==> flow/design.v <==
`timescale 1ns / 1ps
module digits(
    input clk,
    input reset,
	input [2:0] state,
    input [5:0] seconds, minutes,
    input [4:0] hours,
    output reg [3:0] ones,
    output reg [3:0] tens,
    output reg [3:0] hundreds,
    output reg [3:0] thousands
    );
    always @(posedge clk or posedge reset)
    begin
        if (reset) begin
            ones <= 0;
            tens <= 0;
            hundreds <= 0;
            thousands <= 0;
        end 
        else begin
			if(state==0 || state==1 || state==4) begin
				ones <= minutes % 10;
				tens <= minutes / 10;
				hundreds <= hours % 10;
				thousands <= hours / 10;
			end
			else if(state==2 || state==3) begin
				ones <= seconds % 10;
				tens <= seconds / 10;
				hundreds <= minutes % 10;
				thousands <= minutes / 10;
			end
        end
    end
endmodule
`timescale 1ns / 1ps
module seven_seg(
    input clk_100MHz,
    input por,
    input reset,
    input [2:0] state,
    input start_stop,
    input inc,
    input tm_state,
	input sw_state,
	input alarm_state,
	input [31:0] scount,
    input [1:0] edit_place,
    input [3:0] ones,
    input [3:0] tens,
    input [3:0] hundreds,
    input [3:0] thousands,
    output reg [0:6] seg,       
    output reg [3:0] digit     
    );
    parameter ZERO  = 7'b000_0001;  
    parameter ONE   = 7'b100_1111;  
    parameter TWO   = 7'b001_0010;  
    parameter THREE = 7'b000_0110;  
    parameter FOUR  = 7'b100_1100;  
    parameter FIVE  = 7'b010_0100; 
    parameter SIX   = 7'b010_0000;  
    parameter SEVEN = 7'b000_1111;
    parameter EIGHT = 7'b000_0000;  
    parameter NINE  = 7'b000_0100;  
    reg [1:0] digit_select;      
    reg [16:0] digit_timer;      
     reg sclk;
     integer count;
     always @(posedge clk_100MHz) begin
          if(por) begin
              count<=0;
              sclk<=0;
          end
          else if(count==24) begin 
              count<=0;
              sclk<=~sclk;
          end 
          else count<=count+1;
     end
    always @(posedge clk_100MHz or posedge reset) begin
        if(reset) begin
            digit_select <= 0;
            digit_timer <= 0; 
        end
        else if(por) begin
            digit_select <= 0;
            digit_timer <= 0;
        end
        else                                         
            if(digit_timer == 3 ) begin 
                digit_timer <= 0;                    
                digit_select <=  digit_select + 1;
            end
            else
                digit_timer <=  digit_timer + 1;
    end
    always @(digit_select) begin
        case(digit_select) 
            2'b00 : digit = 4'b1110;  
            2'b01 : digit = 4'b1101;  
            2'b10 : digit = 4'b1011;  
            2'b11 : digit = 4'b0111;  
        endcase
    end
    always @* begin
        seg = 7'b111_1111;
        case(digit_select)
            2'b00 : begin 
						if(state==0 && alarm_state==1 && start_stop && scount>1) begin  
                            if(sclk==1'b0) begin
                                seg=7'b111_1111;
                            end
                            else begin
                                case(ones)
                                    4'b0000 : seg = ZERO;
                                    4'b0001 : seg = ONE;
                                    4'b0010 : seg = TWO;
                                    4'b0011 : seg = THREE;
                                    4'b0100 : seg = FOUR;
                                    4'b0101 : seg = FIVE;
                                    4'b0110 : seg = SIX;
                                    4'b0111 : seg = SEVEN;
                                    4'b1000 : seg = EIGHT;
                                    4'b1001 : seg = NINE;
                                endcase
                            end
                        end
						else if(state==0 && inc && scount>14) begin  
                            if(sclk==1'b0) begin
                                seg=7'b111_1111;
                            end
                            else begin
                                case(ones)
                                    4'b0000 : seg = ZERO;
                                    4'b0001 : seg = ONE;
                                    4'b0010 : seg = TWO;
                                    4'b0011 : seg = THREE;
                                    4'b0100 : seg = FOUR;
                                    4'b0101 : seg = FIVE;
                                    4'b0110 : seg = SIX;
                                    4'b0111 : seg = SEVEN;
                                    4'b1000 : seg = EIGHT;
                                    4'b1001 : seg = NINE;
                                endcase
                            end
                        end
                        else if(state==1  && edit_place==0) begin
                            if(sclk==1'b0) begin
                                seg=7'b111_1111;
                            end
                            else begin
                                case(ones)
                                    4'b0000 : seg = ZERO;
                                    4'b0001 : seg = ONE;
                                    4'b0010 : seg = TWO;
                                    4'b0011 : seg = THREE;
                                    4'b0100 : seg = FOUR;
                                    4'b0101 : seg = FIVE;
                                    4'b0110 : seg = SIX;
                                    4'b0111 : seg = SEVEN;
                                    4'b1000 : seg = EIGHT;
                                    4'b1001 : seg = NINE;
                                endcase
                            end
                        end
                        else if(state==1  && edit_place==2) begin
                            if(sclk==1'b0) begin
                                seg=7'b111_1111;
                            end
                            else begin
                                case(ones)
                                    4'b0000 : seg = ZERO;
                                    4'b0001 : seg = ONE;
                                    4'b0010 : seg = TWO;
                                    4'b0011 : seg = THREE;
                                    4'b0100 : seg = FOUR;
                                    4'b0101 : seg = FIVE;
                                    4'b0110 : seg = SIX;
                                    4'b0111 : seg = SEVEN;
                                    4'b1000 : seg = EIGHT;
                                    4'b1001 : seg = NINE;
                                endcase
                            end
                        end
                        else if(state==2 && tm_state==0 &&  edit_place==0) begin
                            if(sclk==1'b0) begin
                                seg=7'b111_1111;
                            end
                            else begin
                                case(ones)
                                    4'b0000 : seg = ZERO;
                                    4'b0001 : seg = ONE;
                                    4'b0010 : seg = TWO;
                                    4'b0011 : seg = THREE;
                                    4'b0100 : seg = FOUR;
                                    4'b0101 : seg = FIVE;
                                    4'b0110 : seg = SIX;
                                    4'b0111 : seg = SEVEN;
                                    4'b1000 : seg = EIGHT;
                                    4'b1001 : seg = NINE;
                                endcase
                            end
                        end
						else if(state==3 && sw_state==0) begin
                            if(sclk==1'b0) begin
                                seg=7'b111_1111;
                            end
                            else begin
                                case(ones)
                                    4'b0000 : seg = ZERO;
                                    4'b0001 : seg = ONE;
                                    4'b0010 : seg = TWO;
                                    4'b0011 : seg = THREE;
                                    4'b0100 : seg = FOUR;
                                    4'b0101 : seg = FIVE;
                                    4'b0110 : seg = SIX;
                                    4'b0111 : seg = SEVEN;
                                    4'b1000 : seg = EIGHT;
                                    4'b1001 : seg = NINE;
                                endcase
                            end
                        end
						else if(state==4 && alarm_state==0 &&  edit_place==0) begin
                            if(sclk==1'b0) begin
                                seg=7'b111_1111;
                            end
                            else begin
                                case(ones)
                                    4'b0000 : seg = ZERO;
                                    4'b0001 : seg = ONE;
                                    4'b0010 : seg = TWO;
                                    4'b0011 : seg = THREE;
                                    4'b0100 : seg = FOUR;
                                    4'b0101 : seg = FIVE;
                                    4'b0110 : seg = SIX;
                                    4'b0111 : seg = SEVEN;
                                    4'b1000 : seg = EIGHT;
                                    4'b1001 : seg = NINE;
                                endcase
                            end
                        end
                        else begin
                            case(ones)
                                4'b0000 : seg = ZERO;
                                4'b0001 : seg = ONE;
                                4'b0010 : seg = TWO;
                                4'b0011 : seg = THREE;
                                4'b0100 : seg = FOUR;
                                4'b0101 : seg = FIVE;
                                4'b0110 : seg = SIX;
                                4'b0111 : seg = SEVEN;
                                4'b1000 : seg = EIGHT;
                                4'b1001 : seg = NINE;
                            endcase
                        end
            end               
            2'b01 : begin      
						if(state==0 && alarm_state==1 && start_stop && scount>1) begin
                            if(sclk==1'b0) begin
                                seg=7'b111_1111;
                            end
                            else begin
                                case(tens)
                                    4'b0000 : seg = ZERO;
                                    4'b0001 : seg = ONE;
                                    4'b0010 : seg = TWO;
                                    4'b0011 : seg = THREE;
                                    4'b0100 : seg = FOUR;
                                    4'b0101 : seg = FIVE;
                                    4'b0110 : seg = SIX;
                                    4'b0111 : seg = SEVEN;
                                    4'b1000 : seg = EIGHT;
                                    4'b1001 : seg = NINE;
                                endcase
                            end
                        end
						else if(state==0 && inc && scount>14) begin  
                            if(sclk==1'b0) begin
                                seg=7'b111_1111;
                            end
                            else begin
                                case(tens)
                                    4'b0000 : seg = ZERO;
                                    4'b0001 : seg = ONE;
                                    4'b0010 : seg = TWO;
                                    4'b0011 : seg = THREE;
                                    4'b0100 : seg = FOUR;
                                    4'b0101 : seg = FIVE;
                                    4'b0110 : seg = SIX;
                                    4'b0111 : seg = SEVEN;
                                    4'b1000 : seg = EIGHT;
                                    4'b1001 : seg = NINE;
                                endcase
                            end
                        end
                        else if(state==1 && edit_place==0) begin
                            if(sclk==1'b0) begin
                                seg=7'b111_1111;
                            end
                            else begin
                                case(tens)
                                    4'b0000 : seg = ZERO;
                                    4'b0001 : seg = ONE;
                                    4'b0010 : seg = TWO;
                                    4'b0011 : seg = THREE;
                                    4'b0100 : seg = FOUR;
                                    4'b0101 : seg = FIVE;
                                    4'b0110 : seg = SIX;
                                    4'b0111 : seg = SEVEN;
                                    4'b1000 : seg = EIGHT;
                                    4'b1001 : seg = NINE;
                                endcase
                            end
                        end
                        else if(state==1  && edit_place==2) begin
                            if(sclk==1'b0) begin
                                seg=7'b111_1111;
                            end
                            else begin
                                case(tens)
                                    4'b0000 : seg = ZERO;
                                    4'b0001 : seg = ONE;
                                    4'b0010 : seg = TWO;
                                    4'b0011 : seg = THREE;
                                    4'b0100 : seg = FOUR;
                                    4'b0101 : seg = FIVE;
                                    4'b0110 : seg = SIX;
                                    4'b0111 : seg = SEVEN;
                                    4'b1000 : seg = EIGHT;
                                    4'b1001 : seg = NINE;
                                endcase
                            end
                        end
                        else if(state==2 && tm_state==0 && edit_place==0) begin
                            if(sclk==1'b0) begin
                                seg=7'b111_1111;
                            end
                            else begin
                                case(tens)
                                    4'b0000 : seg = ZERO;
                                    4'b0001 : seg = ONE;
                                    4'b0010 : seg = TWO;
                                    4'b0011 : seg = THREE;
                                    4'b0100 : seg = FOUR;
                                    4'b0101 : seg = FIVE;
                                    4'b0110 : seg = SIX;
                                    4'b0111 : seg = SEVEN;
                                    4'b1000 : seg = EIGHT;
                                    4'b1001 : seg = NINE;
                                endcase
                            end
                        end
						else if(state==3 && sw_state==0) begin
                            if(sclk==1'b0) begin
                                seg=7'b111_1111;
                            end
                            else begin
                                case(tens)
                                    4'b0000 : seg = ZERO;
                                    4'b0001 : seg = ONE;
                                    4'b0010 : seg = TWO;
                                    4'b0011 : seg = THREE;
                                    4'b0100 : seg = FOUR;
                                    4'b0101 : seg = FIVE;
                                    4'b0110 : seg = SIX;
                                    4'b0111 : seg = SEVEN;
                                    4'b1000 : seg = EIGHT;
                                    4'b1001 : seg = NINE;
                                endcase
                            end
                        end
						else if(state==4 && alarm_state==0 &&  edit_place==0) begin
                            if(sclk==1'b0) begin
                                seg=7'b111_1111;
                            end
                            else begin
                                case(tens)
                                    4'b0000 : seg = ZERO;
                                    4'b0001 : seg = ONE;
                                    4'b0010 : seg = TWO;
                                    4'b0011 : seg = THREE;
                                    4'b0100 : seg = FOUR;
                                    4'b0101 : seg = FIVE;
                                    4'b0110 : seg = SIX;
                                    4'b0111 : seg = SEVEN;
                                    4'b1000 : seg = EIGHT;
                                    4'b1001 : seg = NINE;
                                endcase
                            end
                        end
                        else begin
                            case(tens)
                                4'b0000 : seg = ZERO;
                                4'b0001 : seg = ONE;
                                4'b0010 : seg = TWO;
                                4'b0011 : seg = THREE;
                                4'b0100 : seg = FOUR;
                                4'b0101 : seg = FIVE;
                                4'b0110 : seg = SIX;
                                4'b0111 : seg = SEVEN;
                                4'b1000 : seg = EIGHT;
                                4'b1001 : seg = NINE;
                            endcase
                        end
                    end
            2'b10 : begin   
						if(state==0 && alarm_state==1 && start_stop && scount>1) begin  
                            if(sclk==1'b0) begin
                                seg=7'b111_1111;
                            end
                            else begin
                                case(hundreds)
                                    4'b0000 : seg = ZERO;
                                    4'b0001 : seg = ONE;
                                    4'b0010 : seg = TWO;
                                    4'b0011 : seg = THREE;
                                    4'b0100 : seg = FOUR;
                                    4'b0101 : seg = FIVE;
                                    4'b0110 : seg = SIX;
                                    4'b0111 : seg = SEVEN;
                                    4'b1000 : seg = EIGHT;
                                    4'b1001 : seg = NINE;
                                endcase
                            end
                        end
						else if(state==0 && inc && scount>14) begin  
                            if(sclk==1'b0) begin
                                seg=7'b111_1111;
                            end
                            else begin
                                case(hundreds)
                                    4'b0000 : seg = ZERO;
                                    4'b0001 : seg = ONE;
                                    4'b0010 : seg = TWO;
                                    4'b0011 : seg = THREE;
                                    4'b0100 : seg = FOUR;
                                    4'b0101 : seg = FIVE;
                                    4'b0110 : seg = SIX;
                                    4'b0111 : seg = SEVEN;
                                    4'b1000 : seg = EIGHT;
                                    4'b1001 : seg = NINE;
                                endcase
                            end
                        end
                        else if(state==1  && edit_place==1) begin
                            if(sclk==1'b0) begin
                                seg=7'b111_1111;
                            end
                            else begin
                                case(hundreds)
                                    4'b0000 : seg = ZERO;
                                    4'b0001 : seg = ONE;
                                    4'b0010 : seg = TWO;
                                    4'b0011 : seg = THREE;
                                    4'b0100 : seg = FOUR;
                                    4'b0101 : seg = FIVE;
                                    4'b0110 : seg = SIX;
                                    4'b0111 : seg = SEVEN;
                                    4'b1000 : seg = EIGHT;
                                    4'b1001 : seg = NINE;
                                endcase
                            end
                        end
                        else if(state==1  && edit_place==3) begin
                            if(sclk==1'b0) begin
                                seg=7'b111_1111;
                            end
                            else begin
                                case(hundreds)
                                    4'b0000 : seg = ZERO;
                                    4'b0001 : seg = ONE;
                                    4'b0010 : seg = TWO;
                                    4'b0011 : seg = THREE;
                                    4'b0100 : seg = FOUR;
                                    4'b0101 : seg = FIVE;
                                    4'b0110 : seg = SIX;
                                    4'b0111 : seg = SEVEN;
                                    4'b1000 : seg = EIGHT;
                                    4'b1001 : seg = NINE;
                                endcase
                            end
                        end
                        else if(state==2 && tm_state==0 && edit_place==1) begin
                            if(sclk==1'b0) begin
                                seg=7'b111_1111;
                            end
                            else begin
                                case(hundreds)
                                    4'b0000 : seg = ZERO;
                                    4'b0001 : seg = ONE;
                                    4'b0010 : seg = TWO;
                                    4'b0011 : seg = THREE;
                                    4'b0100 : seg = FOUR;
                                    4'b0101 : seg = FIVE;
                                    4'b0110 : seg = SIX;
                                    4'b0111 : seg = SEVEN;
                                    4'b1000 : seg = EIGHT;
                                    4'b1001 : seg = NINE;
                                endcase
                            end
                        end
						else if(state==3 && sw_state==0) begin
                            if(sclk==1'b0) begin
                                seg=7'b111_1111;
                            end
                            else begin
                                case(hundreds)
                                    4'b0000 : seg = ZERO;
                                    4'b0001 : seg = ONE;
                                    4'b0010 : seg = TWO;
                                    4'b0011 : seg = THREE;
                                    4'b0100 : seg = FOUR;
                                    4'b0101 : seg = FIVE;
                                    4'b0110 : seg = SIX;
                                    4'b0111 : seg = SEVEN;
                                    4'b1000 : seg = EIGHT;
                                    4'b1001 : seg = NINE;
                                endcase
                            end
                        end
						else if(state==4 && alarm_state==0 && edit_place==1) begin
                            if(sclk==1'b0) begin
                                seg=7'b111_1111;
                            end
                            else begin
                                case(hundreds)
                                    4'b0000 : seg = ZERO;
                                    4'b0001 : seg = ONE;
                                    4'b0010 : seg = TWO;
                                    4'b0011 : seg = THREE;
                                    4'b0100 : seg = FOUR;
                                    4'b0101 : seg = FIVE;
                                    4'b0110 : seg = SIX;
                                    4'b0111 : seg = SEVEN;
                                    4'b1000 : seg = EIGHT;
                                    4'b1001 : seg = NINE;
                                endcase
                            end
                        end
                        else begin
                            case(hundreds)
                                4'b0000 : seg = ZERO;
                                4'b0001 : seg = ONE;
                                4'b0010 : seg = TWO;
                                4'b0011 : seg = THREE;
                                4'b0100 : seg = FOUR;
                                4'b0101 : seg = FIVE;
                                4'b0110 : seg = SIX;
                                4'b0111 : seg = SEVEN;
                                4'b1000 : seg = EIGHT;
                                4'b1001 : seg = NINE;
                            endcase
                        end
                    end
            2'b11 : begin     
						if(state==0 && alarm_state==1 && start_stop && scount>1) begin  
                            if(sclk==1'b0) begin
                                seg=7'b111_1111;
                            end
                            else begin
                                case(thousands)
                                    4'b0000 : seg = ZERO;
                                    4'b0001 : seg = ONE;
                                    4'b0010 : seg = TWO;
                                    4'b0011 : seg = THREE;
                                    4'b0100 : seg = FOUR;
                                    4'b0101 : seg = FIVE;
                                    4'b0110 : seg = SIX;
                                    4'b0111 : seg = SEVEN;
                                    4'b1000 : seg = EIGHT;
                                    4'b1001 : seg = NINE;
                                endcase
                            end
                        end
						else if(state==0 && inc && scount>14) begin  
                            if(sclk==1'b0) begin
                                seg=7'b111_1111;
                            end
                            else begin
                                case(thousands)
                                    4'b0000 : seg = ZERO;
                                    4'b0001 : seg = ONE;
                                    4'b0010 : seg = TWO;
                                    4'b0011 : seg = THREE;
                                    4'b0100 : seg = FOUR;
                                    4'b0101 : seg = FIVE;
                                    4'b0110 : seg = SIX;
                                    4'b0111 : seg = SEVEN;
                                    4'b1000 : seg = EIGHT;
                                    4'b1001 : seg = NINE;
                                endcase
                            end
                        end
                        else if(state==1  && edit_place==1) begin
                            if(sclk==1'b0) begin
                                seg=7'b111_1111;
                            end
                            else begin
                                case(thousands)
                                    4'b0000 : seg = ZERO;
                                    4'b0001 : seg = ONE;
                                    4'b0010 : seg = TWO;
                                    4'b0011 : seg = THREE;
                                    4'b0100 : seg = FOUR;
                                    4'b0101 : seg = FIVE;
                                    4'b0110 : seg = SIX;
                                    4'b0111 : seg = SEVEN;
                                    4'b1000 : seg = EIGHT;
                                    4'b1001 : seg = NINE;
                                endcase
                            end
                        end
                        else if(state==1  && edit_place==3) begin
                            if(sclk==1'b0) begin
                                seg=7'b111_1111;
                            end
                            else begin
                                case(thousands)
                                    4'b0000 : seg = ZERO;
                                    4'b0001 : seg = ONE;
                                    4'b0010 : seg = TWO;
                                    4'b0011 : seg = THREE;
                                    4'b0100 : seg = FOUR;
                                    4'b0101 : seg = FIVE;
                                    4'b0110 : seg = SIX;
                                    4'b0111 : seg = SEVEN;
                                    4'b1000 : seg = EIGHT;
                                    4'b1001 : seg = NINE;
                                endcase
                            end
                        end
                        else if(state==2 && tm_state==0 && edit_place==1) begin
                            if(sclk==1'b0) begin
                                seg=7'b111_1111;
                            end
                            else begin
                                case(thousands)
                                    4'b0000 : seg = ZERO;
                                    4'b0001 : seg = ONE;
                                    4'b0010 : seg = TWO;
                                    4'b0011 : seg = THREE;
                                    4'b0100 : seg = FOUR;
                                    4'b0101 : seg = FIVE;
                                    4'b0110 : seg = SIX;
                                    4'b0111 : seg = SEVEN;
                                    4'b1000 : seg = EIGHT;
                                    4'b1001 : seg = NINE;
                                endcase
                            end
                        end
						else if(state==3 && sw_state==0) begin
                            if(sclk==1'b0) begin
                                seg=7'b111_1111;
                            end
                            else begin
                                case(thousands)
                                    4'b0000 : seg = ZERO;
                                    4'b0001 : seg = ONE;
                                    4'b0010 : seg = TWO;
                                    4'b0011 : seg = THREE;
                                    4'b0100 : seg = FOUR;
                                    4'b0101 : seg = FIVE;
                                    4'b0110 : seg = SIX;
                                    4'b0111 : seg = SEVEN;
                                    4'b1000 : seg = EIGHT;
                                    4'b1001 : seg = NINE;
                                endcase
                            end
                        end
						else if(state==4 && alarm_state==0 && edit_place==1) begin
                            if(sclk==1'b0) begin
                                seg=7'b111_1111;
                            end
                            else begin
                                case(thousands)
                                    4'b0000 : seg = ZERO;
                                    4'b0001 : seg = ONE;
                                    4'b0010 : seg = TWO;
                                    4'b0011 : seg = THREE;
                                    4'b0100 : seg = FOUR;
                                    4'b0101 : seg = FIVE;
                                    4'b0110 : seg = SIX;
                                    4'b0111 : seg = SEVEN;
                                    4'b1000 : seg = EIGHT;
                                    4'b1001 : seg = NINE;
                                endcase
                            end
                        end
                        else begin
                            case(thousands)
                                4'b0000 : seg = ZERO;
                                4'b0001 : seg = ONE;
                                4'b0010 : seg = TWO;
                                4'b0011 : seg = THREE;
                                4'b0100 : seg = FOUR;
                                4'b0101 : seg = FIVE;
                                4'b0110 : seg = SIX;
                                4'b0111 : seg = SEVEN;
                                4'b1000 : seg = EIGHT;
                                4'b1001 : seg = NINE;
                            endcase
                        end
                    end
        endcase
    end
endmodule
module top(input clk, por, reset, start_stop, mode, edit_shift, inc, output reg buzzer, output [0:6] seg,output [3:0] digit,output reg [4:0] mode_value);
reg [1:0] edit_place;
reg [5:0] seconds,minutes;
reg [4:0] hours;
reg [5:0] seconds_temp,minutes_temp;
reg [4:0] hours_temp;
reg [5:0] al_minutes;
reg [4:0] al_hours;
reg [4:0] day_temp;
reg [3:0] month_temp;
wire [3:0] ones,tens,hundreds,thousands;
parameter clock = 0;
parameter edit =1;
parameter timer =2; 
parameter stop_watch=3;
parameter alarm=4;
parameter tm_stop=0;
parameter tm_start=1;
parameter sw_stop=0;
parameter sw_start=1;
parameter alarm_off=0;
parameter alarm_on=1;
reg tm_state, tm_nstate;
reg sw_state, sw_nstate;
reg alarm_state, alarm_nstate;
reg [2:0] state, nstate;   
reg trigger;
reg sclk;
integer count;
reg[31:0] scount;
reg[31:0] a_count;
digits digits_1(clk,reset,state,seconds,minutes,hours,ones,tens,hundreds,thousands);
seven_seg seven_seg_1(clk,por,reset,state,start_stop,inc,tm_state,sw_state,alarm_state,scount,edit_place,ones,tens,hundreds,thousands,seg,digit);
 always @(posedge clk) begin
     if(por) begin
         count<=0;
         sclk<=0;
     end
     else if(count==49) begin 
         count<=0;
         sclk<=~sclk;
     end 
     else count<=count+1;
 end
 always @(posedge clk) begin
  if(por) begin
	seconds_temp<=0;
	minutes_temp<=0;
	hours_temp<=0;
	buzzer<=0;
	a_count<=0;
  end
  else begin
	if(state==edit) begin
		if(edit_place==0 || edit_place==1) begin
			if (reset==1 && scount==16) begin
				hours_temp<=hours;
				minutes_temp<=minutes;
				seconds_temp<=seconds;
			end
			else if (inc==1 && scount==16) begin
				hours_temp<=hours;
				minutes_temp<=minutes;
			end
		end
	end
	if(sclk==1'b1 && count==0) begin  
		seconds_temp<=seconds_temp + 1; 
		if(seconds_temp==59) begin 
			seconds_temp<=0;  
			minutes_temp<=minutes_temp + 1;
			if(minutes_temp==59) begin 
				minutes_temp<=0; 
				hours_temp<=hours_temp + 1; 
			   if(hours_temp==23) begin  
					hours_temp<=0; 
				end 
			end
		end     
	end
	if(hours_temp==al_hours && minutes_temp==al_minutes && alarm_state==alarm_on) begin
		if(seconds_temp==0)
			buzzer<=1;
		else if(start_stop && buzzer==1) begin
			if(a_count<15)
				a_count<=a_count + 1;
			else if(start_stop && a_count==15) begin
				buzzer<=0;
				a_count<=a_count + 1;
			end
			else
				a_count<=a_count + 1;		
		end
		else
			a_count<=0;
	end
	else begin
		a_count<=0;
		buzzer<=0;
	end
  end
 end
always @(posedge clk) begin
    if(por)
        mode_value<=5'b10000;
    else if(state==clock)
        mode_value<=5'b10000;
    else if(state==edit)
        mode_value<=5'b01000;
    else if(state==timer)
        mode_value<=5'b00100;
    else if(state==stop_watch)
        mode_value<=5'b00010;
	else if(state==alarm)
        mode_value<=5'b00001;
end
always@(posedge clk) begin
  if(por) begin
	day_temp<=1;
	month_temp<=1;
  end
  else begin
	if(state==edit) begin
		if(edit_place==2 || edit_place==3) begin
			if (reset==1 && scount==16) begin
				day_temp<=hours;
				month_temp<=minutes;
			end
			else if (inc==1 && scount==16) begin
				day_temp<=hours;
				month_temp<=minutes;
			end
		end
	end
	if(seconds_temp==59 && minutes_temp==59 && hours_temp==23 && sclk==1 && count==49) begin
		day_temp<=day_temp + 1;
		if(month_temp==2 && day_temp==28) begin
			day_temp<=1;
			month_temp<=month_temp + 1;
		end
		else if(day_temp== (30+(month_temp & 1)^(month_temp>7))) begin 
			day_temp<=1;
			month_temp<=month_temp + 1;
			if(month_temp==12) 
				month_temp<=1;
		end
	end
  end
end
always @(posedge(clk)) begin
  if(por) begin
	edit_place<=0;
	seconds<=0;
	minutes<=0;
	hours<=0;
	al_minutes<=0;
	al_hours<=0;
	tm_state<=tm_stop;
	tm_nstate<=tm_stop;
	sw_state<=sw_stop;
	sw_nstate<=sw_stop;
	alarm_state<=alarm_off;
	alarm_nstate<=alarm_off;
	state<=clock;
	nstate<=clock;
	trigger<=0;
	scount<=0;
  end
  else
	case(state)
	clock: begin
		if(mode) begin
            if(scount<15)  
                scount<=scount+1;
            else begin
                if(mode && scount==15) begin  
					nstate<=edit;
					trigger<=1; 
                    scount<=scount+1;
                end
                else begin
					nstate<=nstate;
                    scount<=scount+1;
                end
            end
        end
		else if(alarm_state==alarm_on && start_stop) begin
			if(scount<15)
					scount<=scount + 1;
				else begin
					hours<=al_hours;
					minutes<=al_minutes;
				end
		end
		else if(inc) begin 
			if(scount<15)
				scount<=scount + 1;
			else begin
				hours<=day_temp;
				minutes<=month_temp;
			end
		end
		else begin
		    scount<=0;
			state<=nstate;
			hours<=hours_temp;
			minutes<=minutes_temp;
			seconds<=seconds_temp;
			alarm_state<=alarm_nstate;
		end
	end
	edit: begin
		if(trigger) begin
			edit_place<=0;
			trigger<=0;
		end
		if(reset) begin 
			if(scount<15)  
				scount<=scount+1;
			else begin
				if(reset && scount==15) begin  
					if(edit_place==0 || edit_place==1) begin
						seconds<=0;
						minutes<=0;
						hours<=0;
					end
					else begin
						hours<=1;
						minutes<=1;
					end
					scount<=scount+1;
				end
				else begin
					scount<=scount+1;
				end
			end
		end
		else if(mode) begin
			if(scount<15)  
				scount<=scount+1;
			else begin
				if(mode && scount==15) begin  
					nstate<=timer;
					scount<=scount+1;
				end
				else begin
					nstate<=nstate;
					scount<=scount+1;
					trigger<=1;
				end
			end
		end
		else if(edit_shift) begin
			if(scount<15)  
				scount<=scount+1;
			else begin
				if(edit_shift && scount==15) begin  
					scount<=scount+1;
					if(edit_place<3)
						edit_place<=edit_place + 1;
					else
						edit_place<=0;
				end
				else begin
					scount<=scount+1;
					edit_place<=edit_place;
				end
			end
		end
		else if(inc) begin
			if(scount<15)  
				scount<=scount+1;
			else begin
				if(inc && scount==15) begin  
					if(edit_place==0) begin  
						if(minutes<59)
							minutes<=minutes+1;
						else
							minutes<=0;
					end
					else if(edit_place==1) begin  
						if(hours<23)
							hours<=hours+1;
						else
							hours<=0;
					end 
					else if(edit_place==2) begin  
						if(minutes<12)
							minutes<=minutes + 1;
						else
							minutes<=1;
					end
					else if(edit_place==3) begin  
						if(minutes==2) begin
							if(hours<28)
								hours<=hours + 1;
							else
								hours<=1;
						end
						else begin
							if(hours < (30+(month_temp & 1)^(month_temp>7)))
								hours<=hours + 1;
							else
								hours<=1;
						end
					end
					scount<=scount+1;
				end
				else begin
					scount<=scount+1;
				end
			end
		end
		else begin
			if(edit_place==0 || edit_place==1) begin
				if(minutes!=minutes_temp || hours!=hours_temp) begin
					minutes<=minutes_temp;
					hours<=hours_temp;
				end
			end
			else begin
				if(minutes!=month_temp || hours!=day_temp) begin
					minutes<=month_temp;
					hours<=day_temp;
				end
			end
			scount<=0;
			if (nstate==timer)
				trigger<=1;
			state<=nstate;
		end
	  end
	timer: begin
		if(trigger) begin
			edit_place<=0;
			minutes<=0;
			seconds<=0;
			trigger<=0;
		end
		case(tm_state)
			tm_stop: begin
				if(reset == 1'b1) begin 
					if(scount<15)  
						scount<=scount+1;
					else begin
						if(reset && scount==15) begin  
							seconds<=0;
							minutes<=0;
							scount<=scount+1;
						end
						else begin
							seconds<=seconds;
							minutes<=minutes;
							scount<=scount+1;
						end
					end
				end
				else if(mode) begin
					if(scount<15)  
						scount<=scount+1;
					else begin
						if(mode && scount==15) begin   
							nstate<=stop_watch;
							trigger<=1;
							scount<=scount+1;
						end
						else begin
							nstate<=nstate;
							scount<=scount+1;
						end
					end
				end
				else if(inc) begin
					if(scount<15)  
						scount<=scount+1;
					else begin
						if(inc && scount==15) begin  
							if(edit_place==1) begin
								if(minutes<60)
									minutes<=minutes+1;
								else
									minutes<=0;
							end 
							else begin
								if(seconds<59)
									seconds<=seconds+1;
								else
									seconds<=0;
							end
							scount<=scount+1;
						end
						else begin
							scount<=scount+1;
							minutes<=minutes;
							seconds<=seconds;
						end
					end
				end
				else if(edit_shift) begin
					if(scount<15)  
						scount<=scount+1;
					else begin
						if(edit_shift && scount==15) begin  
							scount<=scount+1;
							if(edit_place<1)
								edit_place<=edit_place + 1;
							else
								edit_place<=0;
						end
						else begin
							edit_place<=edit_place;
							scount<=scount+1;
						end
					end
				end
				else if(start_stop) begin
					if(scount<15)  
						scount<=scount+1;
					else begin
						if(start_stop && scount==15) begin  
							tm_nstate<=tm_start;
							scount<=scount+1;
						end
						else begin
							tm_nstate<=tm_nstate;
							scount<=scount+1;
						end
					end
				end
				else begin
					scount<=0;
					if (nstate==stop_watch)
						trigger<=1;
					state<=nstate;
					tm_state<=tm_nstate;
				end
			end
			tm_start: begin
				if(start_stop) begin
					if(scount<15)  
						scount<=scount+1;
					else begin
						if(start_stop && scount==15) begin  
							tm_nstate<=tm_stop;
							scount<=scount+1;
						end
						else begin
							tm_nstate<=tm_nstate;
							scount<=scount+1;
						end
					end
				end
				else begin
					scount<=0;
					tm_state<=tm_nstate;
					if(sclk==1'b1 && count==0 && tm_nstate==tm_start) begin  
						if(minutes>0) begin
							if(seconds>0) 
								seconds<=seconds-1;
							else begin
								minutes<=minutes-1;
								seconds<=6'd59;
							end
						end
						else begin
							if(seconds==0) begin
							    tm_nstate<=tm_stop;
								seconds<=seconds;
								minutes<=minutes;
							end
							else
								seconds<=seconds-1;
						end		
					end
				end
			end
			default: begin
				tm_state<=tm_stop;
				seconds<=seconds;
				minutes<=minutes;
			end
		endcase
		end
		stop_watch: begin
			if(trigger) begin
				edit_place<=0;
				minutes<=0;
				seconds<=0;
				trigger<=0;
			end
			case(sw_state)
			sw_stop: begin
				if(reset == 1'b1) begin 
					if(scount<15)  
						scount<=scount+1;
					else begin
						if(reset && scount==15) begin  
							seconds<=0;
							minutes<=0;
							scount<=scount+1;
						end
						else begin
							seconds<=seconds;
							minutes<=minutes;
							scount<=scount+1;
						end
					end
				end
				else if(mode) begin
					if(scount<15)  
						scount<=scount+1;
					else begin
						if(mode && scount==15) begin   
							nstate<=alarm;
							scount<=scount+1;
						end
						else begin
							nstate<=nstate;
							scount<=scount+1;
							trigger<=1;
						end
					end
				end
				else if(start_stop) begin
					if(scount<15)  
						scount<=scount+1;
					else begin
						if(start_stop && scount==15) begin  
							sw_nstate<=sw_start;
							scount<=scount+1;
						end
						else begin
							sw_nstate<=sw_nstate;
							scount<=scount+1;
						end
					end
				end
				else begin
					scount<=0;
					if (nstate==alarm)
						trigger<=1;
					state<=nstate;
					sw_state<=sw_nstate;
				end
			end
			sw_start: begin
				if(start_stop) begin
					if(scount<15)  
						scount<=scount+1;
					else begin
						if(start_stop && scount==15) begin  
							sw_nstate<=sw_stop;
							scount<=scount+1;
						end
						else begin
							sw_nstate<=sw_nstate;
							scount<=scount+1;
						end
					end
				end
				else begin
					scount<=0;
					sw_state<=sw_nstate;
					if(sclk==1'b1 && count==0 && sw_nstate==sw_start) begin  
						if(minutes<59) begin
							if(seconds<59) 
								seconds<=seconds+1;
							else begin
								minutes<=minutes+1;
								seconds<=6'd00;
							end
						end
						else begin
							if(seconds==6'd59) begin
							    sw_nstate<=sw_stop;
								seconds<=seconds;
								minutes<=minutes;
							end
							else
								seconds<=seconds+1;
						end		
					end
				end
			end
			default: begin
				sw_state<=sw_stop;
				seconds<=seconds;
				minutes<=minutes;
			end
			endcase
		end
		alarm: begin
			if(trigger) begin
				edit_place<=0;
				minutes<=al_minutes;
				hours  <=al_hours;
				trigger<=0;
			end
			case(alarm_state)
				alarm_off: begin
					if(mode) begin
						if(scount<15)  
							scount<=scount+1;
						else begin
							if(mode && scount==15) begin   
								nstate<=clock;
								scount<=scount+1;
							end
							else begin
								nstate<=nstate;
								scount<=scount+1;
							end
						end
					end
					else if(start_stop) begin
						if(scount<15)  
							scount<=scount+1;
						else begin
							if(start_stop && scount==15) begin  
								alarm_nstate<=alarm_on;
								scount<=scount+1;
							end
							else begin
								alarm_nstate<=alarm_nstate;
								scount<=scount+1;
							end
						end
					end
					else if(inc) begin
						if(scount<15)  
							scount<=scount+1;
						else begin
							if(inc && scount==15) begin  
								if(edit_place==1) begin
									if(hours<23)
										hours<=hours+1;
									else
										hours<=0;
								end 
								else if(edit_place==0) begin
									if(minutes<59)
										minutes<=minutes+1;
									else
										minutes<=0;
								end
								scount<=scount+1;
							end
							else begin
								scount<=scount+1;
							end
						end
					end
					else if(edit_shift) begin
						if(scount<15)  
							scount<=scount+1;
						else begin
							if(edit_shift && scount==15) begin  
								scount<=scount+1;
								if(edit_place<1)
									edit_place<=edit_place + 1;
								else
									edit_place<=0;
							end
							else begin
								edit_place<=edit_place;
								scount<=scount+1;
							end
						end
					end
					else begin
						scount<=0;
						al_minutes<=minutes;
						al_hours<=hours;
						state<=nstate;
						alarm_state<=alarm_nstate;
					end
				end
				alarm_on: begin
					if(mode) begin
						if(scount<15)  
							scount<=scount+1;
						else begin
							if(mode && scount==15) begin   
								nstate<=clock;
								scount<=scount+1;
							end
							else begin
								nstate<=nstate;
								scount<=scount+1;
							end
						end
					end
					else if(start_stop) begin
						if(scount<15)  
							scount<=scount+1;
						else begin
							if(start_stop && scount==15) begin  
								alarm_nstate<=alarm_off;
								scount<=scount+1;
							end
							else begin
								alarm_nstate<=alarm_nstate;
								scount<=scount+1;
							end
						end
					end
					else begin
						scount<=0;
						state<=nstate;
						alarm_state<=alarm_nstate;
					end
				end
			endcase
		end
		default: begin
			state<=clock;
			seconds<=seconds;
			minutes<=minutes;
			hours<=hours;
		end
	endcase
end
endmodule
# ---- From RTL to reports: top
# The steps from the RTL of top to its reports follow in flow order.
# Lines are those of the file above, counted from 1.
# Operators carry their Yosys type and port widths (W data, S select, Z words).
# Library cell names are shortened.
# The mark n/a stands for no value.
dict set report design {
  design {top}
  clk_port {clk}
  cell_library {sky130hd}
  lib_corner {tt_025C_1v80}
}

# ---- Word-level counts
# Source: Yosys, flattened and elaborated, memories not mapped. Widths are those after wreduce. Registers that Yosys merges into a memory's read port (data or address) are not register bits. Print and check cells do not count.
# Memory sizes are those after Yosys's memory passes, which may raise the word count (mostly to a power of two), join words into wider ones and drop unused or constant bits.
dict set report bits {
  rom_bits 3584
  ram_bits 0
  latchBits 0
  output_inout_bits 17
  input_bits 7
  clocked_rd_ports_x_width 0
  regBits 240
  memories 32
  wordCells 717
}
dict set report op_classes {
  shift 0
  compare 16
  n_div 6
  n_mul 0
  reduce_and_logical 88
  mux 389
  eq_ne 120
  n_addsub 18
  n_logic 11
}
# name words word_bits read_ports wr line_no
set memory_table {}
lappend memory_table {{(no name shown)} 16 7 1 0 116} ;# case(ones)
lappend memory_table {{(no name shown)} 16 7 1 0 135} ;# case(ones)
lappend memory_table {{(no name shown)} 16 7 1 0 154} ;# case(ones)
lappend memory_table {{(no name shown)} 16 7 1 0 173} ;# case(ones)
lappend memory_table {{(no name shown)} 16 7 1 0 192} ;# case(ones)
lappend memory_table {{(no name shown)} 16 7 1 0 211} ;# case(ones)
# Further memories, not shown: 26.
# operator n
set op_table {}
lappend op_table {{$mux W32} 20}
lappend op_table {{$mux W6} 90}
lappend op_table {{$mux W7} 56}
lappend op_table {{$div A6 B4 Y32 const B} 2}
lappend op_table {{$mod A6 B4 Y32 const B} 2}
lappend op_table {{$mux W5} 51}
lappend op_table {{$pmux W32 S2} 3}
lappend op_table {{$pmux W32 S5} 1}
lappend op_table {{$div A5 B4 Y32 const B} 1}
lappend op_table {{$mod A5 B4 Y32 const B} 1}
lappend op_table {{$mux W3} 39}
lappend op_table {{$ne A2 B2 Y1 const B} 50}
lappend op_table {{$mux W1} 70}
lappend op_table {{$add A32 B1 Y32 const B} 2}
lappend op_table {{$add A32 B2 Y32 const B} 2}
lappend op_table {{$lt A32 B4 Y1 const B} 2}
lappend op_table {{$eq A32 B4 Y1 const B} 2}
lappend op_table {{$mux W4} 16}
lappend op_table {{$ne A3 B3 Y1 const B} 16}
lappend op_table {{$pmux W6 S2} 4}
lappend op_table {{$mux W2} 20}
lappend op_table {{$logic_and A1 B1 Y1} 36}
lappend op_table {{$reduce_and A17 Y1} 2}
lappend op_table {{$mux W17} 2}
lappend op_table {{$gt A32 B1 Y1 const B} 1}
lappend op_table {{$gt A32 B4 Y1 const B} 1}
lappend op_table {{$eq A32 B5 Y1 const B} 1}
lappend op_table {{$eq A32 B6 Y1 const B} 1}
# Other operator kinds: 73; their cells: 154.

# ---- Logic depth
# Longest topological path by Yosys (ltp), each cell counted once; first at word level (registers and memories cut), then after technology mapping (sequential cells cut; the memories' decode and read muxes count).
dict set report depth {
  word_depth 16
  abc_area 0
  depth_mapped 17
  mapped_depth_nobuf 15
}

# ---- Synthesis result
# Source: synth_stat.txt of the flow (Yosys; design flattened, memories mapped). It holds for the ABC_AREA given above (unset counts as 0); a run with the other value may have another netlist.
# cell n type_area_um2
set by_type {}
lappend by_type {dfxtp_1 205 4.1E+03}
lappend by_type {nor2_1 341 1.28E+03}
lappend by_type {a21oi_1 172 860.826}
lappend by_type {dfrtp_1 33 825.792}
lappend by_type {ha_1 66 825.792}
lappend by_type {xor2_1 90 788.256}
lappend by_type {nand2_1 203 761.981}
lappend by_type {o21ai_0 123 615.59}
lappend by_type {nand3_1 104 520.499}
lappend by_type {clkbuf_1 137 514.243}
lappend by_type {mux2i_1 46 460.442}
lappend by_type {xnor2_1 52 455.437}
lappend by_type {nor3_1 70 350.336}
lappend by_type {nor4_1 53 331.568}
lappend by_type {inv_1 80 300.288}
lappend by_type {nand4_1 48 300.288}
lappend by_type {and3_1 44 275.264}
lappend by_type {a211oi_1 34 255.245}
# Other cell types: 75; their cells: 459.
dict set report mapped {
  n_buf 163
  seq_area_um2 4929.7
  mapped_area_um2 17340.4
  ff_cells 238
  mapped_cells 2360
}
# By module: a second synthesis without flattening, with its own total; a netlist apart from the flattened one above.
dict set report hier_totals {
  cells_unflattened 2349
  hier_area_um2 17954.7
}
# Each row is one instance without its submodules.
# mod mod_area_um2 instances cells mod_seq_area_um2
set modules {}
lappend modules {top 12490.7 1 1681 3443.3}
lappend modules {seven_seg 3714.8 1 450 1136.1}
lappend modules {digits 1749.2 1 218 350.3}

# ---- Path before layout
# OpenSTA on the mapped netlist: ideal clock, no wires. The path of least setup slack (recovery checks aside). Input and output delay are each 20% of the period. Register names are those of the netlist, which keeps one name where synthesis merged equal registers.
dict set report synth_timing {
  path_type {input-to-output}
  start {in start_stop}
  end {out seg[0]}
  t_required_ps 8000
  path_stages 10
  in_delay_ps 2000
  delay_ps 1861
  path_buffers 2
  clock_period_ps 10000
  t_first_pin_ps 2000
  output_delay_ps 2000
  path_slack_ps 4139
  t_arrival_ps 3861
  synth_period_reached_ps 5861
}
# "delay_ps" = arrival - input delay + setup time.
# At an output port there is no setup time.
# "path_stages": output pins that drive a net of the path, with the launching flip-flop's if there is one; two outputs of one cell count as two.
# "synth_period_reached_ps" is the clock period less the worst setup slack; recovery checks do not enter. This is arithmetic on one report: input and output delays are still those of the set period (20% each).
# Between the ends stands the longest chain of elaborated cells between them, by number of cells; it is not shown to be the way that was timed. Of several equally long chains one is given.
# A line is the first line of the expression or statement that the cell stems from. Yosys adds cells for indexed reads and writes and turns some case tables into memories.
dict set report synth_via {
  path_cell_list {clkbuf_1 -> and2_1 -> clkbuf_1 -> a21oi_1 -> o21ai_0 -> a31oi_1 -> a21oi_1 -> nand3b_1 -> nor2_1 -> a41oi_1}
  elab_chain_len 4
  cells_between 7
  cone_classes {mux: 5; reduce/logical: 2}
}
# element line_no
set synth_lines {}
lappend synth_lines {{start, declared} 709} ;# module top(input clk, por, reset, start_stop, mode, edit_shift, inc, output reg buzzer, output [0:6] seg,outpu ...
lappend synth_lines {{$logic_and A1 B1 Y1 (2 in a row)} 558} ;# if(state==0 && alarm_state==1 && start_stop && scount>1) begin
lappend synth_lines {{$mux W7} 558}
lappend synth_lines {{$pmux W7 S4} 109} ;# case(digit_select)
lappend synth_lines {{end, declared} 709}

# ---- Worst path after layout
# Path of least setup slack in the final report of flow run 3 (OpenROAD, finished layout, wires in). Where an end is a register, its clock arrival counts in the times.
# The path's times are printed in steps of 10 ps; the period is the one set.
dict set report layout_timing {
  path_type {input-to-output}
  start {in inc}
  end {out seg[2]}
  path_slack_ps 230
  path_buffers 2
  clock_period_ps 5060
  t_arrival_ps 3810
  output_delay_ps 1010
  t_first_pin_ps 1010
  in_delay_ps 1010
  path_stages 10
  t_required_ps 4050
}
# Between the ends stands the longest chain of elaborated cells between them, by number of cells; it is not shown to be the way that was timed. Of several equally long chains one is given.
dict set report layout_via {
  path_cell_list {clkdlybuf4s50_1 -> and4b_1 -> o21ai_0 -> o21ai_0 -> a31oi_2 -> a21oi_2 -> nand3b_1 -> a21oi_1 -> a31oi_1 -> clkdlybuf4s50_1}
  elab_chain_len 5
  cells_between 11
  cone_classes {mux: 9; reduce/logical: 2}
}
# element line_no
set layout_lines {}
lappend layout_lines {{start, declared} 709} ;# module top(input clk, por, reset, start_stop, mode, edit_shift, inc, output reg buzzer, output [0:6] seg,outpu ...
lappend layout_lines {{$logic_and A1 B1 Y1 (2 in a row)} 577} ;# else if(state==0 && inc && scount>14) begin
lappend layout_lines {{$mux W7} 577}
lappend layout_lines {{$mux W7} 558} ;# if(state==0 && alarm_state==1 && start_stop && scount>1) begin
lappend layout_lines {{$pmux W7 S4} 109} ;# case(digit_select)
lappend layout_lines {{end, declared} 709}

3 stored runs of top in the flow (synthesis by Yosys, layout by OpenROAD, sky130hd cells), in arbitrary order. Constraints: input delay and output delay 20% of the set period each, output load 0.01 pF.
"timing.achieved_period_ps" is the run's clock period less its worst setup slack. It is reckoned from that one timing run; input and output delays stay at 20% of the period that was set.
"worst_path_ps" means the part of the period allowed to the worst setup path (the constraints hold back 20% at inputs and 20% at outputs) less its slack; where the path has registers, the arrival times of their clocks count too.
By "total_power_mw" is meant OpenSTA's value without simulated activity: inputs other than the clock are taken to toggle once in ten clock periods, and the tool carries that through the logic.
"worst_path_ps" is known to 10 ps.

[flow] flow run 1: files
==> flow/run.sh <==
#!/bin/bash
# the make line also repeats the synthesis and layout settings of config.mk as NAME=value (left out here)
make -C /OpenROAD-flow-scripts/flow DESIGN_CONFIG=/design/flow/config.mk WORK_HOME=/design/flow/orfs CLKGATE_MAP_FILE= finish
==> flow/config.mk <==
export PLATFORM = sky130hd
export DESIGN_NAME = top
export DESIGN_NICKNAME = top
export VERILOG_FILES = /design/flow/design.v
export SDC_FILE = /design/flow/constraint.sdc
export NUM_CORES = 4
export LEC_CHECK = 0
export ABC_AREA = 0
export CAP_MARGIN = 20
export CELL_PAD_IN_SITES_DETAIL_PLACEMENT = 1
export CORE_MARGIN = 6
export CORE_UTILIZATION = 70
export CTS_CLUSTER_DIAMETER = 182
export CTS_CLUSTER_SIZE = 44
export GPL_TIMING_DRIVEN = 0
export HOLD_SLACK_MARGIN = 0.15
export MAX_ROUTING_LAYER = met4
export MIN_ROUTING_LAYER = met2
export PLACE_DENSITY = 0.89
export SETUP_SLACK_MARGIN = 0.29
export SLEW_MARGIN = 35
export TNS_END_PERCENT = 40
==> flow/constraint.sdc <==
create_clock -name core_clock -period 10.0 [get_ports {clk}]
set_input_delay 2.0000 -clock core_clock [delete_from_list [all_inputs] [get_ports {clk}]]
set_output_delay 2.0000 -clock core_clock [all_outputs]
set_load 0.01 [all_outputs]

[flow] flow run 1: stopped before the end: placement reported DPL-0033

[flow] flow run 2: files
==> flow/run.sh <==
#!/bin/bash
# the make line also repeats the synthesis and layout settings of config.mk as NAME=value (left out here)
make -C /OpenROAD-flow-scripts/flow DESIGN_CONFIG=/design/flow/config.mk WORK_HOME=/design/flow/orfs CLKGATE_MAP_FILE= finish
==> flow/config.mk <==
export PLATFORM = sky130hd
export DESIGN_NAME = top
export DESIGN_NICKNAME = top
export VERILOG_FILES = /design/flow/design.v
export SDC_FILE = /design/flow/constraint.sdc
export NUM_CORES = 4
export LEC_CHECK = 0
export ABC_AREA = 1
export CAP_MARGIN = 20
export CELL_PAD_IN_SITES_GLOBAL_PLACEMENT = 1
export CORE_ASPECT_RATIO = 0.64
export CORE_MARGIN = 6
export CORE_UTILIZATION = 23
export CTS_CLUSTER_DIAMETER = 260
export GPL_ROUTABILITY_DRIVEN = 0
export GPL_TIMING_DRIVEN = 0
export HOLD_SLACK_MARGIN = 0.06
export MAX_ROUTING_LAYER = met4
export MIN_ROUTING_LAYER = met2
export SETUP_SLACK_MARGIN = 0.02
export SLEW_MARGIN = 40
==> flow/constraint.sdc <==
create_clock -name core_clock -period 7.73 [get_ports {clk}]
set_input_delay 1.5460 -clock core_clock [delete_from_list [all_inputs] [get_ports {clk}]]
set_output_delay 1.5460 -clock core_clock [all_outputs]
set_load 0.01 [all_outputs]

[flow] flow run 2: stopped before the end: routing reported GRT-0116

[flow] flow run 3: files
==> flow/run.sh <==
#!/bin/bash
# the make line also repeats the synthesis and layout settings of config.mk as NAME=value (left out here)
make -C /OpenROAD-flow-scripts/flow DESIGN_CONFIG=/design/flow/config.mk WORK_HOME=/design/flow/orfs CLKGATE_MAP_FILE= finish
==> flow/config.mk <==
export PLATFORM = sky130hd
export DESIGN_NAME = top
export DESIGN_NICKNAME = top
export VERILOG_FILES = /design/flow/design.v
export SDC_FILE = /design/flow/constraint.sdc
export NUM_CORES = 4
export LEC_CHECK = 0
export CAP_MARGIN = 20
export CORE_MARGIN = 2
export CORE_UTILIZATION = 40
export SLEW_MARGIN = 20
==> flow/constraint.sdc <==
create_clock -name core_clock -period 5.06 [get_ports {clk}]
set_input_delay 1.0120 -clock core_clock [delete_from_list [all_inputs] [get_ports {clk}]]
set_output_delay 1.0120 -clock core_clock [all_outputs]
set_load 0.01 [all_outputs]

[flow] flow run 3: metrics
[metrics] total_power_mw = 4.659
[metrics] worst_path_ps = 2800
[metrics] path_kind = input-to-output
[metrics] yosys.chip_area_um2 = 17340.4
[metrics] setup_worst_slack_ps = 234
[metrics] finalCellArea_um2 = 19139.6
[metrics] post_route_util_frac = 0.446
[metrics] fin_tns_ps = 0
[metrics] dieArea_um2 = 45033.1
[metrics] timing.achieved_period_ps = 4826
[metrics] fin_hold_ws_ps = 468
